==> flow/design.v <==
`timescale 1ns / 1ps
module chacha20_quarter#(parameter N = 32)(
    input wire [N-1:0] a,
    input wire [N-1:0] b,
    input wire [N-1:0] c,
    input wire [N-1:0] d,
    output wire [N-1:0] a_out,
    output wire [N-1:0] b_out,
    output wire [N-1:0] c_out,
    output wire [N-1:0] d_out
);
function [N-1:0] rotate_left;
    input [N-1:0] value;
    input integer amount;
    begin
        rotate_left = (value << amount) | (value >> (32 - amount));
    end
endfunction
wire [N-1:0] a1, b1, c1, d1;
wire [N-1:0] a2, b2, c2, d2;
assign a1 = a + b;
assign d1 = rotate_left(d ^ a1, 16);
assign c1 = c + d1;
assign b1 = rotate_left(b ^ c1, 12);
assign a2 = a1 + b1;
assign d2 = rotate_left(d1 ^ a2, 8);
assign c2 = c1 + d2;
assign b2 = rotate_left(b1 ^ c2, 7);
assign a_out = a2;
assign b_out = b2;
assign c_out = c2;
assign d_out = d2;
endmodule
`timescale 1ns / 1ps
module multiple_rounds#(parameter N = 32, parameter M= 20)(
  input clk, input rst,
  input wire [N-1:0] a,
  input wire [N-1:0] b,
  input wire [N-1:0] c,
  input wire [N-1:0] d,
  output wire [N-1:0] a_out,
  output wire [N-1:0] b_out,
  output wire [N-1:0] c_out,
  output wire [N-1:0] d_out,
  output reg ready);
  reg [N-1:0] a_hold_0;
  reg [N-1:0] b_hold_0;
  reg [N-1:0] c_hold_0;
  reg [N-1:0] d_hold_0;
  wire [N-1:0] a_next_0;
  wire [N-1:0] b_next_0;
  wire [N-1:0] c_next_0;
  wire [N-1:0] d_next_0;
  reg [N-1:0] a_hold_1;
  reg [N-1:0] b_hold_1;
  reg [N-1:0] c_hold_1;
  reg [N-1:0] d_hold_1;
  wire [N-1:0] a_next_1;
  wire [N-1:0] b_next_1;
  wire [N-1:0] c_next_1;
  wire [N-1:0] d_next_1;
  reg [N-1:0] a_hold_2;
  reg [N-1:0] b_hold_2;
  reg [N-1:0] c_hold_2;
  reg [N-1:0] d_hold_2;
  wire [N-1:0] a_next_2;
  wire [N-1:0] b_next_2;
  wire [N-1:0] c_next_2;
  wire [N-1:0] d_next_2;
  reg [N-1:0] a_hold_3;
  reg [N-1:0] b_hold_3;
  reg [N-1:0] c_hold_3;
  reg [N-1:0] d_hold_3;
  wire [N-1:0] a_next_3;
  wire [N-1:0] b_next_3;
  wire [N-1:0] c_next_3;
  wire [N-1:0] d_next_3;
  reg [N-1:0] a_hold_4;
  reg [N-1:0] b_hold_4;
  reg [N-1:0] c_hold_4;
  reg [N-1:0] d_hold_4;
  wire [N-1:0] a_next_4;
  wire [N-1:0] b_next_4;
  wire [N-1:0] c_next_4;
  wire [N-1:0] d_next_4;
  reg [N-1:0] a_hold_5;
  reg [N-1:0] b_hold_5;
  reg [N-1:0] c_hold_5;
  reg [N-1:0] d_hold_5;
  wire [N-1:0] a_next_5;
  wire [N-1:0] b_next_5;
  wire [N-1:0] c_next_5;
  wire [N-1:0] d_next_5;
  reg [N-1:0] a_hold_6;
  reg [N-1:0] b_hold_6;
  reg [N-1:0] c_hold_6;
  reg [N-1:0] d_hold_6;
  wire [N-1:0] a_next_6;
  wire [N-1:0] b_next_6;
  wire [N-1:0] c_next_6;
  wire [N-1:0] d_next_6;
  reg [N-1:0] a_hold_7;
  reg [N-1:0] b_hold_7;
  reg [N-1:0] c_hold_7;
  reg [N-1:0] d_hold_7;
  wire [N-1:0] a_next_7;
  wire [N-1:0] b_next_7;
  wire [N-1:0] c_next_7;
  wire [N-1:0] d_next_7;
  reg [N-1:0] a_hold_8;
  reg [N-1:0] b_hold_8;
  reg [N-1:0] c_hold_8;
  reg [N-1:0] d_hold_8;
  wire [N-1:0] a_next_8;
  wire [N-1:0] b_next_8;
  wire [N-1:0] c_next_8;
  wire [N-1:0] d_next_8;
  reg [N-1:0] a_hold_9;
  reg [N-1:0] b_hold_9;
  reg [N-1:0] c_hold_9;
  reg [N-1:0] d_hold_9;
  wire [N-1:0] a_next_9;
  wire [N-1:0] b_next_9;
  wire [N-1:0] c_next_9;
  wire [N-1:0] d_next_9;
  reg [N-1:0] a_hold_10;
  reg [N-1:0] b_hold_10;
  reg [N-1:0] c_hold_10;
  reg [N-1:0] d_hold_10;
  reg [4:0] count;
  reg [4:0] count_next;
  chacha20_quarter rounds_dut0(.a(a_hold_0),.b(b_hold_0),
                              .c(c_hold_0),.d(d_hold_0),
                              .a_out(a_next_0),.b_out(b_next_0),
                              .c_out(c_next_0),.d_out(d_next_0));
  chacha20_quarter rounds_dut1(.a(a_hold_1),.b(b_hold_1),
                              .c(c_hold_1),.d(d_hold_1),
                              .a_out(a_next_1),.b_out(b_next_1),
                              .c_out(c_next_1),.d_out(d_next_1));
  chacha20_quarter rounds_dut2(.a(a_hold_2),.b(b_hold_2),
                              .c(c_hold_2),.d(d_hold_2),
                              .a_out(a_next_2),.b_out(b_next_2),
                              .c_out(c_next_2),.d_out(d_next_2));
  chacha20_quarter rounds_dut3(.a(a_hold_3),.b(b_hold_3),
                              .c(c_hold_3),.d(d_hold_3),
                              .a_out(a_next_3),.b_out(b_next_3),
                              .c_out(c_next_3),.d_out(d_next_3));
  chacha20_quarter rounds_dut4(.a(a_hold_4),.b(b_hold_4),
                              .c(c_hold_4),.d(d_hold_4),
                              .a_out(a_next_4),.b_out(b_next_4),
                              .c_out(c_next_4),.d_out(d_next_4));
  chacha20_quarter rounds_dut5(.a(a_hold_5),.b(b_hold_5),
                              .c(c_hold_5),.d(d_hold_5),
                              .a_out(a_next_5),.b_out(b_next_5),
                              .c_out(c_next_5),.d_out(d_next_5)); 
  chacha20_quarter rounds_dut6(.a(a_hold_6),.b(b_hold_6),
                              .c(c_hold_6),.d(d_hold_6),
                              .a_out(a_next_6),.b_out(b_next_6),
                              .c_out(c_next_6),.d_out(d_next_6));   
  chacha20_quarter rounds_dut7(.a(a_hold_7),.b(b_hold_7),
                              .c(c_hold_7),.d(d_hold_7),
                              .a_out(a_next_7),.b_out(b_next_7),
                              .c_out(c_next_7),.d_out(d_next_7)); 
  chacha20_quarter rounds_dut8(.a(a_hold_8),.b(b_hold_8),
                              .c(c_hold_8),.d(d_hold_8),
                              .a_out(a_next_8),.b_out(b_next_8),
                              .c_out(c_next_8),.d_out(d_next_8));
  chacha20_quarter rounds_dut9(.a(a_hold_9),.b(b_hold_9),
                              .c(c_hold_9),.d(d_hold_9),
                              .a_out(a_next_9),.b_out(b_next_9),
                              .c_out(c_next_9),.d_out(d_next_9));                                                     
  always@(posedge clk or negedge rst)begin
    if(~rst)begin
      a_hold_0 <= 'b0;
      b_hold_0 <= 'b0;
      c_hold_0 <= 'b0;
      d_hold_0 <= 'b0;
    end
    else begin
      a_hold_0 <= a;
      b_hold_0 <= b;
      c_hold_0 <= c;
      d_hold_0 <= d;
    end
  end
  always@(posedge clk or negedge rst)begin
    if(~rst)begin
      a_hold_1 <= 'b0;
      b_hold_1 <= 'b0;
      c_hold_1 <= 'b0;
      d_hold_1 <= 'b0;
    end
    else begin
      a_hold_1 <= a_next_0;
      b_hold_1 <= b_next_0;
      c_hold_1 <= c_next_0;
      d_hold_1 <= d_next_0;
    end
  end
  always@(posedge clk or negedge rst)begin
    if(~rst)begin
      a_hold_2 <= 'b0;
      b_hold_2 <= 'b0;
      c_hold_2 <= 'b0;
      d_hold_2 <= 'b0;
    end
    else begin
      a_hold_2 <= a_next_1;
      b_hold_2 <= b_next_1;
      c_hold_2 <= c_next_1;
      d_hold_2 <= d_next_1;
    end
  end
  always@(posedge clk or negedge rst)begin
    if(~rst)begin
      a_hold_3 <= 'b0;
      b_hold_3 <= 'b0;
      c_hold_3 <= 'b0;
      d_hold_3 <= 'b0;
    end
    else begin
      a_hold_3 <= a_next_2;
      b_hold_3 <= b_next_2;
      c_hold_3 <= c_next_2;
      d_hold_3 <= d_next_2;
    end
  end
  always@(posedge clk or negedge rst)begin
    if(~rst)begin
      a_hold_4 <= 'b0;
      b_hold_4 <= 'b0;
      c_hold_4 <= 'b0;
      d_hold_4 <= 'b0;
    end
    else begin
      a_hold_4 <= a_next_3;
      b_hold_4 <= b_next_3;
      c_hold_4 <= c_next_3;
      d_hold_4 <= d_next_3;
    end
  end
  always@(posedge clk or negedge rst)begin
    if(~rst)begin
      a_hold_5 <= 'b0;
      b_hold_5 <= 'b0;
      c_hold_5 <= 'b0;
      d_hold_5 <= 'b0;
    end
    else begin
      a_hold_5 <= a_next_4;
      b_hold_5 <= b_next_4;
      c_hold_5 <= c_next_4;
      d_hold_5 <= d_next_4;
    end
  end 
  always@(posedge clk or negedge rst)begin
    if(~rst)begin
      a_hold_6 <= 'b0;
      b_hold_6 <= 'b0;
      c_hold_6 <= 'b0;
      d_hold_6 <= 'b0;
    end
    else begin
      a_hold_6 <= a_next_5;
      b_hold_6 <= b_next_5;
      c_hold_6 <= c_next_5;
      d_hold_6 <= d_next_5;
    end
  end 
  always@(posedge clk or negedge rst)begin
    if(~rst)begin
      a_hold_7 <= 'b0;
      b_hold_7 <= 'b0;
      c_hold_7 <= 'b0;
      d_hold_7 <= 'b0;
    end
    else begin
      a_hold_7 <= a_next_6;
      b_hold_7 <= b_next_6;
      c_hold_7 <= c_next_6;
      d_hold_7 <= d_next_6;
    end
  end 
  always@(posedge clk or negedge rst)begin
    if(~rst)begin
      a_hold_8 <= 'b0;
      b_hold_8 <= 'b0;
      c_hold_8 <= 'b0;
      d_hold_8 <= 'b0;
    end
    else begin
      a_hold_8 <= a_next_7;
      b_hold_8 <= b_next_7;
      c_hold_8 <= c_next_7;
      d_hold_8 <= d_next_7;
    end
  end
  always@(posedge clk or negedge rst)begin
    if(~rst)begin
      a_hold_9 <= 'b0;
      b_hold_9 <= 'b0;
      c_hold_9 <= 'b0;
      d_hold_9 <= 'b0;
    end
    else begin
      a_hold_9 <= a_next_8;
      b_hold_9 <= b_next_8;
      c_hold_9 <= c_next_8;
      d_hold_9 <= d_next_8;
    end
  end
  always@(posedge clk or negedge rst)begin
    if(~rst)begin
      a_hold_10 <= 'b0;
      b_hold_10 <= 'b0;
      c_hold_10 <= 'b0;
      d_hold_10 <= 'b0;
      ready <= 'b0;
    end
    else begin
      a_hold_10 <= a_next_9;
      b_hold_10 <= b_next_9;
      c_hold_10 <= c_next_9;
      d_hold_10 <= d_next_9;
      ready <= 1'b1;
    end
  end
  assign a_out = a_hold_10;
  assign b_out = b_hold_10;
  assign c_out = c_hold_10;
  assign d_out = d_hold_10;
endmodule
; ---- Step by step through the tools: multiple_rounds
; Tool output for the design above before and after an edit, in the order of the flow.
; "before" refers to lines of the RTL above, "after" to lines of the edited file.
; "diff" is "after" less "before", of the values as shown; "change_rel_pct" is that difference over "before", in percent.
; Operators carry their Yosys type and port widths (W data, S select, Z words).
; Library cell names are shortened.
; Not given: --
[setup]
top_module = multiple_rounds
clock = clk
lib = sky130hd
corner = tt_025C_1v80

; ---- Diff
; Unified diff, file above to edited file.
; The edited RTL no longer does the same as the RTL above: the edit was made by script, with no optimisation intended.
; begin of diff
@@ -77,5 +77,5 @@
   wire [N-1:0] d_next_3;
   reg [N-1:0] a_hold_4;
-  reg [N-1:0] b_hold_4;
+  reg [N-2:0] b_hold_4;
   reg [N-1:0] c_hold_4;
   reg [N-1:0] d_hold_4;
; end of diff

; ---- Word level
; Yosys after proc, flatten, opt, wreduce and memory -nomap, before mapping. Enables and synchronous resets that opt folds into registers are not counted as muxes. Memory bits, and registers merged into a memory's read port (data or address), are not among the register bits. Print and check cells are not counted. Equal cells are merged and count once.
[classes]
columns = item, before, after, diff, change_rel_pct
row1 = bitwise, 80, 80, 0, 0.00
row2 = n_addsub, 40, 40, 0, 0.00
[op_table]
columns = operator, before, after, diff, change_rel_pct
row1 = $add A32 B32 Y32, 40, 39, -1, -2.50
row2 = $xor A32 B32 Y32, 40, 39, -1, -2.50
row3 = $or A32 B7 Y32, 10, 9, -1, -10.00
row4 = $add A32 B31 Y32, 0, 1, 1, --
row5 = $or A31 B7 Y31, 0, 1, 1, --
row6 = $xor A31 B32 Y32, 0, 1, 1, --
row7 = $or A32 B12 Y32, 10, 10, 0, 0.00
row8 = $or A32 B16 Y32, 10, 10, 0, 0.00
row9 = $or A32 B8 Y32, 10, 10, 0, 0.00
[bits]
columns = item, before, after, diff, change_rel_pct
row1 = word_cells, 165, 165, 0, 0.00
row2 = inputBits, 130, 130, 0, 0.00
row3 = regBits, 1409, 1408, -1, -0.07

; ---- Logic depth
; Depth = most cells in a row (Yosys ltp): at word level without a register or memory, in the mapped netlist without a sequential cell, where the memories' decode and read muxes count.
[logic_depth]
columns = item, before, after, diff, change_rel_pct
row1 = depth_word, 12, 12, 0, 0.00
row2 = ABC_AREA, 0, 0, --, --
row3 = ltp_mapped, 52, 54, 2, 3.85
row4 = depth_no_buf, 52, 54, 2, 3.85

; ---- After synthesis
; The flow's flattened synthesis, as Yosys stat reports it; memories are mapped. The netlist is that of the ABC_AREA named above (0 if unset); the other value can give another one.
[synth_totals]
columns = item, before, after, diff, change_rel_pct
row1 = mapped_cells, 10643, 10501, -142, -1.33
row2 = flip_flops, 1409, 1408, -1, -0.07
row3 = yosys_area_um2, 105329.8, 104044.8, -1285.0, -1.22
row4 = buf_cells, 39, 40, 1, 2.56
row5 = seqArea_um2, 35258.8, 35233.8, -25.0, -0.07
[types]
columns = type, before, after, diff, change_rel_pct
row1 = nor2_1, 567, 523, -44, -7.76
row2 = nand2_1, 478, 438, -40, -8.37
row3 = o21ai_1, 34, 3, -31, -91.18
row4 = a21oi_1, 966, 996, 30, 3.11
row5 = xnor2_1, 878, 905, 27, 3.08
row6 = a211oi_1, 118, 94, -24, -20.34
row7 = o21bai_1, 157, 180, 23, 14.65
row8 = o21a_1, 152, 170, 18, 11.84
row9 = o211ai_1, 64, 51, -13, -20.31
row10 = o41ai_1, 7, 20, 13, 185.71
row11 = a31oi_1, 92, 104, 12, 13.04
row12 = a221o_1, 26, 14, -12, -46.15
row13 = nand3b_1, 17, 5, -12, -70.59
row14 = a21o_1, 601, 591, -10, -1.66
row15 = nand4_1, 87, 77, -10, -11.49
row16 = and4_1, 20, 30, 10, 50.00
row17 = a2111oi_0, 13, 23, 10, 76.92
row18 = nor3b_1, 5, 15, 10, 200.00
; Not every row of either side is listed.
; The figures by module come from a second, unflattened synthesis with its own total; it is not the netlist above.
[unflattened]
columns = item, before, after, diff, change_rel_pct
row1 = hier_cells, 11620, 11620, 0, 0.00
row2 = hier_area_um2, 113012.1, 112990.9, -21.2, -0.02
; Rows give one instance, submodules left out.
[modules_before]
columns = module, mod_seq_area_um2, mod_area_um2, n_cells, n_inst
row1 = chacha20_quarter, 0.0, 7775.0, 1021, 10
row2 = multiple_rounds, 35258.8, 35262.6, 1410, 1
[modules_after]
columns = module, mod_seq_area_um2, mod_area_um2, n_cells, n_inst
row1 = chacha20_quarter, 0.0, 7775.0, 1021, 10
row2 = multiple_rounds, 35233.8, 35241.3, 1410, 1

; ---- Worst setup path after synthesis
; Path of least setup slack by OpenSTA after synthesis, without wires, with an ideal clock, recovery checks aside; 20% of the period is set as input and as output delay. Where synthesis merged equal registers, the netlist keeps one of their names.
[synth_path]
columns = item, before, after, diff, change_rel_pct
row1 = path_type, register to register, register to register, --, --
row2 = startpoint, register b_hold_6[0], register b_hold_4[0], --, --
row3 = endpoint, register b_hold_7[5], register b_hold_5[0], --, --
row4 = setup_ns, 0.079, 0.082, 0.003, --
row5 = period_ns, 18.0, 18.0, 0.0, 0.00
row6 = t_first_pin_ns, 0.000, 0.000, 0.000, --
row7 = slack_ns, 7.616, 6.666, -0.950, --
row8 = path_buffers, 0, 0, 0, --
row9 = path_delay_ns, 10.384, 11.335, 0.951, 9.16
row10 = arrival_time_ns, 10.305, 11.253, 0.948, 9.20
row11 = stages, 46, 52, 6, 13.04
row12 = period_less_setup_slack_ns, 10.384, 11.334, 0.950, 9.15
; "path_delay_ns" is the arrival time less input delay plus setup time.
; "stages": output pins that drive a net of the path, with the launching flip-flop's if there is one; two outputs of one cell count as two.
; "period_less_setup_slack_ns" is the clock period less the worst setup slack; recovery checks do not enter. This is arithmetic on one report: input and output delays are still those of the set period (20% each).
; The rows between start and end are the longest chain of elaborated cells between them; the timing report does not say that the signal goes this way. Where chains are equally long, one stands for them.
; A line is the first line of the expression or statement that the cell stems from. Yosys adds cells for indexed reads and writes and turns some case tables into memories.
[synth_between_before]
cell_sequence = dfrtp_1 -> ha_1 -> fa_1 -> a211oi_1 -> nor2_1 -> a211oi_1 -> a211oi_1 -> o21a_1 -> nor2_1 -> o21ai_0 -> a21oi_1 -> xnor2_1 -> xor2_1 -> ha_1 -> nor2b_1 -> a311o_1 -> o311a_1 -> a221oi_2 -> [... 10 more ...] -> a221o_1 -> nor3_2 -> o31ai_1 -> a221o_1 -> a21oi_2 -> xor3_1 -> ha_1 -> a21o_1 -> a21oi_1 -> a21boi_0 -> a31oi_1 -> a21oi_1 -> a221oi_1 -> o21ai_0 -> a21o_1 -> nor4b_1 -> a211o_1 -> xor2_1
elab_chain_len = 12
cells_between = 12
cone_lines = 9
[synth_lines_before]
columns = item, line_no
row1 = "start, declared", 95  ; reg [N-1:0] b_hold_6;
row2 = "start, assigned", 259  ; b_hold_6 <= 'b0;
row3 = "start, assigned", 265  ; b_hold_6 <= b_next_5;
row4 = $add A32 B32 Y32, 21  ; assign a1 = a + b;
row5 = $xor A32 B32 Y32, 22  ; assign d1 = rotate_left(d ^ a1, 16);
row6 = $or A32 B16 Y32, 16  ; rotate_left = (value << amount) | (value >> (32 - amount));
row7 = $add A32 B32 Y32, 23  ; assign c1 = c + d1;
row8 = $xor A32 B32 Y32, 24  ; assign b1 = rotate_left(b ^ c1, 12);
row9 = $or A32 B12 Y32, 16
row10 = $add A32 B32 Y32, 25  ; assign a2 = a1 + b1;
row11 = $xor A32 B32 Y32, 26  ; assign d2 = rotate_left(d1 ^ a2, 8);
row12 = $or A32 B8 Y32, 16
row13 = $add A32 B32 Y32, 27  ; assign c2 = c1 + d2;
row14 = $xor A32 B32 Y32, 28  ; assign b2 = rotate_left(b1 ^ c2, 7);
row15 = $or A32 B7 Y32, 16
row16 = "end, assigned", 273  ; b_hold_7 <= 'b0;
row17 = "end, assigned", 279  ; b_hold_7 <= b_next_6;
row18 = "end, declared", 103  ; reg [N-1:0] b_hold_7;
[synth_between_after]
cell_sequence = dfrtp_1 -> ha_1 -> fa_1 -> a21o_1 -> a21oi_1 -> o21bai_1 -> a21oi_1 -> a211oi_1 -> or3_1 -> a41o_1 -> a21o_1 -> a21oi_1 -> xnor2_1 -> xor2_1 -> ha_1 -> fa_1 -> a21o_1 -> a21oi_1 -> [... 16 more ...] -> o31a_1 -> a21o_1 -> a21oi_1 -> xnor2_1 -> xor2_1 -> ha_1 -> a21oi_1 -> o22ai_1 -> a2111o_1 -> a31oi_1 -> o211ai_1 -> a21oi_1 -> o21ai_0 -> a31o_2 -> a21oi_1 -> nor2b_1 -> o311ai_0 -> xnor2_1
elab_chain_len = 12
cells_between = 12
cone_lines = 9
[synth_lines_after]
columns = item, line_no
row1 = "start, declared", 79  ; reg [N-2:0] b_hold_4;
row2 = "start, assigned", 231  ; b_hold_4 <= 'b0;
row3 = "start, assigned", 237  ; b_hold_4 <= b_next_3;
row4 = $add A32 B31 Y32, 21  ; assign a1 = a + b;
row5 = $xor A32 B32 Y32, 22  ; assign d1 = rotate_left(d ^ a1, 16);
row6 = $or A32 B16 Y32, 16  ; rotate_left = (value << amount) | (value >> (32 - amount));
row7 = $add A32 B32 Y32, 23  ; assign c1 = c + d1;
row8 = $xor A31 B32 Y32, 24  ; assign b1 = rotate_left(b ^ c1, 12);
row9 = $or A32 B12 Y32, 16
row10 = $add A32 B32 Y32, 25  ; assign a2 = a1 + b1;
row11 = $xor A32 B32 Y32, 26  ; assign d2 = rotate_left(d1 ^ a2, 8);
row12 = $or A32 B8 Y32, 16
row13 = $add A32 B32 Y32, 27  ; assign c2 = c1 + d2;
row14 = $xor A32 B32 Y32, 28  ; assign b2 = rotate_left(b1 ^ c2, 7);
row15 = $or A32 B7 Y32, 16
row16 = "end, assigned", 245  ; b_hold_5 <= 'b0;
row17 = "end, assigned", 251  ; b_hold_5 <= b_next_4;
row18 = "end, declared", 87  ; reg [N-1:0] b_hold_5;

; ---- Path in the finished layout
; Path of least setup slack in the final report of each run of set A (OpenROAD, finished layout, wires in). Where an end is a register, its clock arrival counts in the times.
[layout_path]
columns = item, before, after, diff, change_rel_pct
row1 = path_type, register to register, register to register, --, --
row2 = startpoint, register b_hold_9[0], register b_hold_8[1], --, --
row3 = endpoint, register b_hold_10[6], register b_hold_9[4], --, --
row4 = setup_ns, 0.13, 0.18, 0.05, --
row5 = period_ns, 18.0, 18.0, 0.0, 0.00
row6 = slack_ns, 2.63, 2.40, -0.23, --
row7 = path_buffers, 0, 1, 1, --
row8 = stages, 49, 50, 1, 2.04
row9 = arrival_time_ns, 16.09, 16.25, 0.16, 0.99
row10 = t_first_pin_ns, 0.85, 0.81, -0.04, -4.71
; The rows between start and end are the longest chain of elaborated cells between them; the timing report does not say that the signal goes this way. Where chains are equally long, one stands for them.
[layout_between_before]
cell_sequence = dfrtp_1 -> ha_1 -> inv_1 -> fa_1 -> nor2b_1 -> o21a_1 -> o21ai_1 -> a211oi_1 -> o31ai_1 -> nand2b_1 -> a21oi_1 -> xnor2_1 -> xor2_1 -> ha_1 -> inv_1 -> fa_1 -> nor2b_1 -> o21ai_0 -> [... 13 more ...] -> a21o_1 -> a2bb2oi_1 -> a2111oi_0 -> o21bai_1 -> xnor2_1 -> xnor2_1 -> xnor2_1 -> ha_1 -> a21o_1 -> a21o_1 -> a21oi_1 -> a2bb2oi_1 -> a31oi_1 -> a221oi_1 -> o21ai_0 -> a211o_1 -> xnor3_1 -> xnor2_1
elab_chain_len = 12
cells_between = 12
cone_lines = 9
[layout_lines_before]
columns = item, line_no
row1 = "start, declared", 119  ; reg [N-1:0] b_hold_9;
row2 = "start, assigned", 301  ; b_hold_9 <= 'b0;
row3 = "start, assigned", 307  ; b_hold_9 <= b_next_8;
row4 = $add A32 B32 Y32, 21  ; assign a1 = a + b;
row5 = $xor A32 B32 Y32, 22  ; assign d1 = rotate_left(d ^ a1, 16);
row6 = $or A32 B16 Y32, 16  ; rotate_left = (value << amount) | (value >> (32 - amount));
row7 = $add A32 B32 Y32, 23  ; assign c1 = c + d1;
row8 = $xor A32 B32 Y32, 24  ; assign b1 = rotate_left(b ^ c1, 12);
row9 = $or A32 B12 Y32, 16
row10 = $add A32 B32 Y32, 25  ; assign a2 = a1 + b1;
row11 = $xor A32 B32 Y32, 26  ; assign d2 = rotate_left(d1 ^ a2, 8);
row12 = $or A32 B8 Y32, 16
row13 = $add A32 B32 Y32, 27  ; assign c2 = c1 + d2;
row14 = $xor A32 B32 Y32, 28  ; assign b2 = rotate_left(b1 ^ c2, 7);
row15 = $or A32 B7 Y32, 16
row16 = "end, assigned", 315  ; b_hold_10 <= 'b0;
row17 = "end, assigned", 322  ; b_hold_10 <= b_next_9;
row18 = "end, declared", 127  ; reg [N-1:0] b_hold_10;
[layout_between_after]
cell_sequence = dfrtp_1 -> fa_1 -> a21o_1 -> a21o_1 -> a211oi_1 -> nor3b_1 -> o211ai_1 -> o21ai_0 -> a32oi_1 -> a21o_1 -> o21bai_1 -> a21oi_1 -> xor2_1 -> xnor2_1 -> ha_1 -> a21o_1 -> nor4_1 -> a211oi_1 -> [... 14 more ...] -> a211oi_1 -> o21bai_1 -> a21oi_1 -> xnor2_1 -> xor2_1 -> ha_1 -> o211ai_1 -> o21ai_0 -> o21a_1 -> a31o_2 -> a31oi_1 -> or3_1 -> a31oi_1 -> nor2_1 -> o21ai_0 -> a21oi_1 -> xnor2_1 -> xor2_1
elab_chain_len = 12
cells_between = 12
cone_lines = 9
[layout_lines_after]
columns = item, line_no
row1 = "start, declared", 111  ; reg [N-1:0] b_hold_8;
row2 = "start, assigned", 287  ; b_hold_8 <= 'b0;
row3 = "start, assigned", 293  ; b_hold_8 <= b_next_7;
row4 = $add A32 B32 Y32, 21  ; assign a1 = a + b;
row5 = $xor A32 B32 Y32, 22  ; assign d1 = rotate_left(d ^ a1, 16);
row6 = $or A32 B16 Y32, 16  ; rotate_left = (value << amount) | (value >> (32 - amount));
row7 = $add A32 B32 Y32, 23  ; assign c1 = c + d1;
row8 = $xor A32 B32 Y32, 24  ; assign b1 = rotate_left(b ^ c1, 12);
row9 = $or A32 B12 Y32, 16
row10 = $add A32 B32 Y32, 25  ; assign a2 = a1 + b1;
row11 = $xor A32 B32 Y32, 26  ; assign d2 = rotate_left(d1 ^ a2, 8);
row12 = $or A32 B8 Y32, 16
row13 = $add A32 B32 Y32, 27  ; assign c2 = c1 + d2;
row14 = $xor A32 B32 Y32, 28  ; assign b2 = rotate_left(b1 ^ c2, 7);
row15 = $or A32 B7 Y32, 16
row16 = "end, assigned", 301  ; b_hold_9 <= 'b0;
row17 = "end, assigned", 307  ; b_hold_9 <= b_next_8;
row18 = "end, declared", 119  ; reg [N-1:0] b_hold_9;

; ---- Measured runs
; Runs of the flow (Yosys, OpenROAD) on both versions; the two runs of a pair have the same settings. The constraints put input and output delay at 20% of the set period each and load the outputs with 0.01 pF.
[flow_settings_set_A]
CORE_UTILIZATION = 45
PLACE_DENSITY = 0.6
period_ns = 18.0
CAP_MARGIN = 20
CORE_MARGIN = 2
SLEW_MARGIN = 20
[measured_set_A]
columns = item, before, after, diff, change_rel_pct
row1 = die_footprint_um2, 237954.0, 235075.0, -2879.0, -1.21
row2 = final_cell_area_um2, 117922.0, 116056.0, -1866.0, -1.58
row3 = setup_ws_ns, 2.626, 2.397, -0.229, --
row4 = achievedPeriod_ns, 15.374, 15.603, 0.229, 1.49
row5 = yosys.chip_area_um2, 105329.8, 104044.8, -1285.0, -1.22
row6 = tns_setup_ns, 0.000, 0.000, 0.000, --
row7 = timing.hold.ws_ns, 0.691, 0.653, -0.038, --
row8 = post_route_util_pct, 50.7, 50.5, -0.2, --
[flow_settings_set_B]
CAP_MARGIN = 25
CELL_PAD_IN_SITES_DETAIL_PLACEMENT = 0
CORE_ASPECT_RATIO = 1.18
CORE_UTILIZATION = 54
GPL_TIMING_DRIVEN = 0
MAX_ROUTING_LAYER = met5
PLACE_DENSITY_LB_ADDON = 0.29
period_ns = 20.5
CORE_MARGIN = 2
SLEW_MARGIN = 20
[measured_set_B]
columns = item, before, after, diff, change_rel_pct
row1 = die_footprint_um2, 198615.0, 196215.0, -2400.0, -1.21
row2 = final_cell_area_um2, 116970.0, 115777.0, -1193.0, -1.02
row3 = setup_ws_ns, 4.952, 3.881, -1.071, --
row4 = achievedPeriod_ns, 15.548, 16.619, 1.071, 6.89
row5 = yosys.chip_area_um2, 105329.8, 104044.8, -1285.0, -1.22
row6 = tns_setup_ns, 0.000, 0.000, 0.000, --
row7 = timing.hold.ws_ns, 0.673, 0.640, -0.033, --
row8 = post_route_util_pct, 60.2, 60.3, 0.1, --
; "achievedPeriod_ns" means the clock period less the worst setup slack. The figure is calculated, with input and output delays left at 20% of the set period.
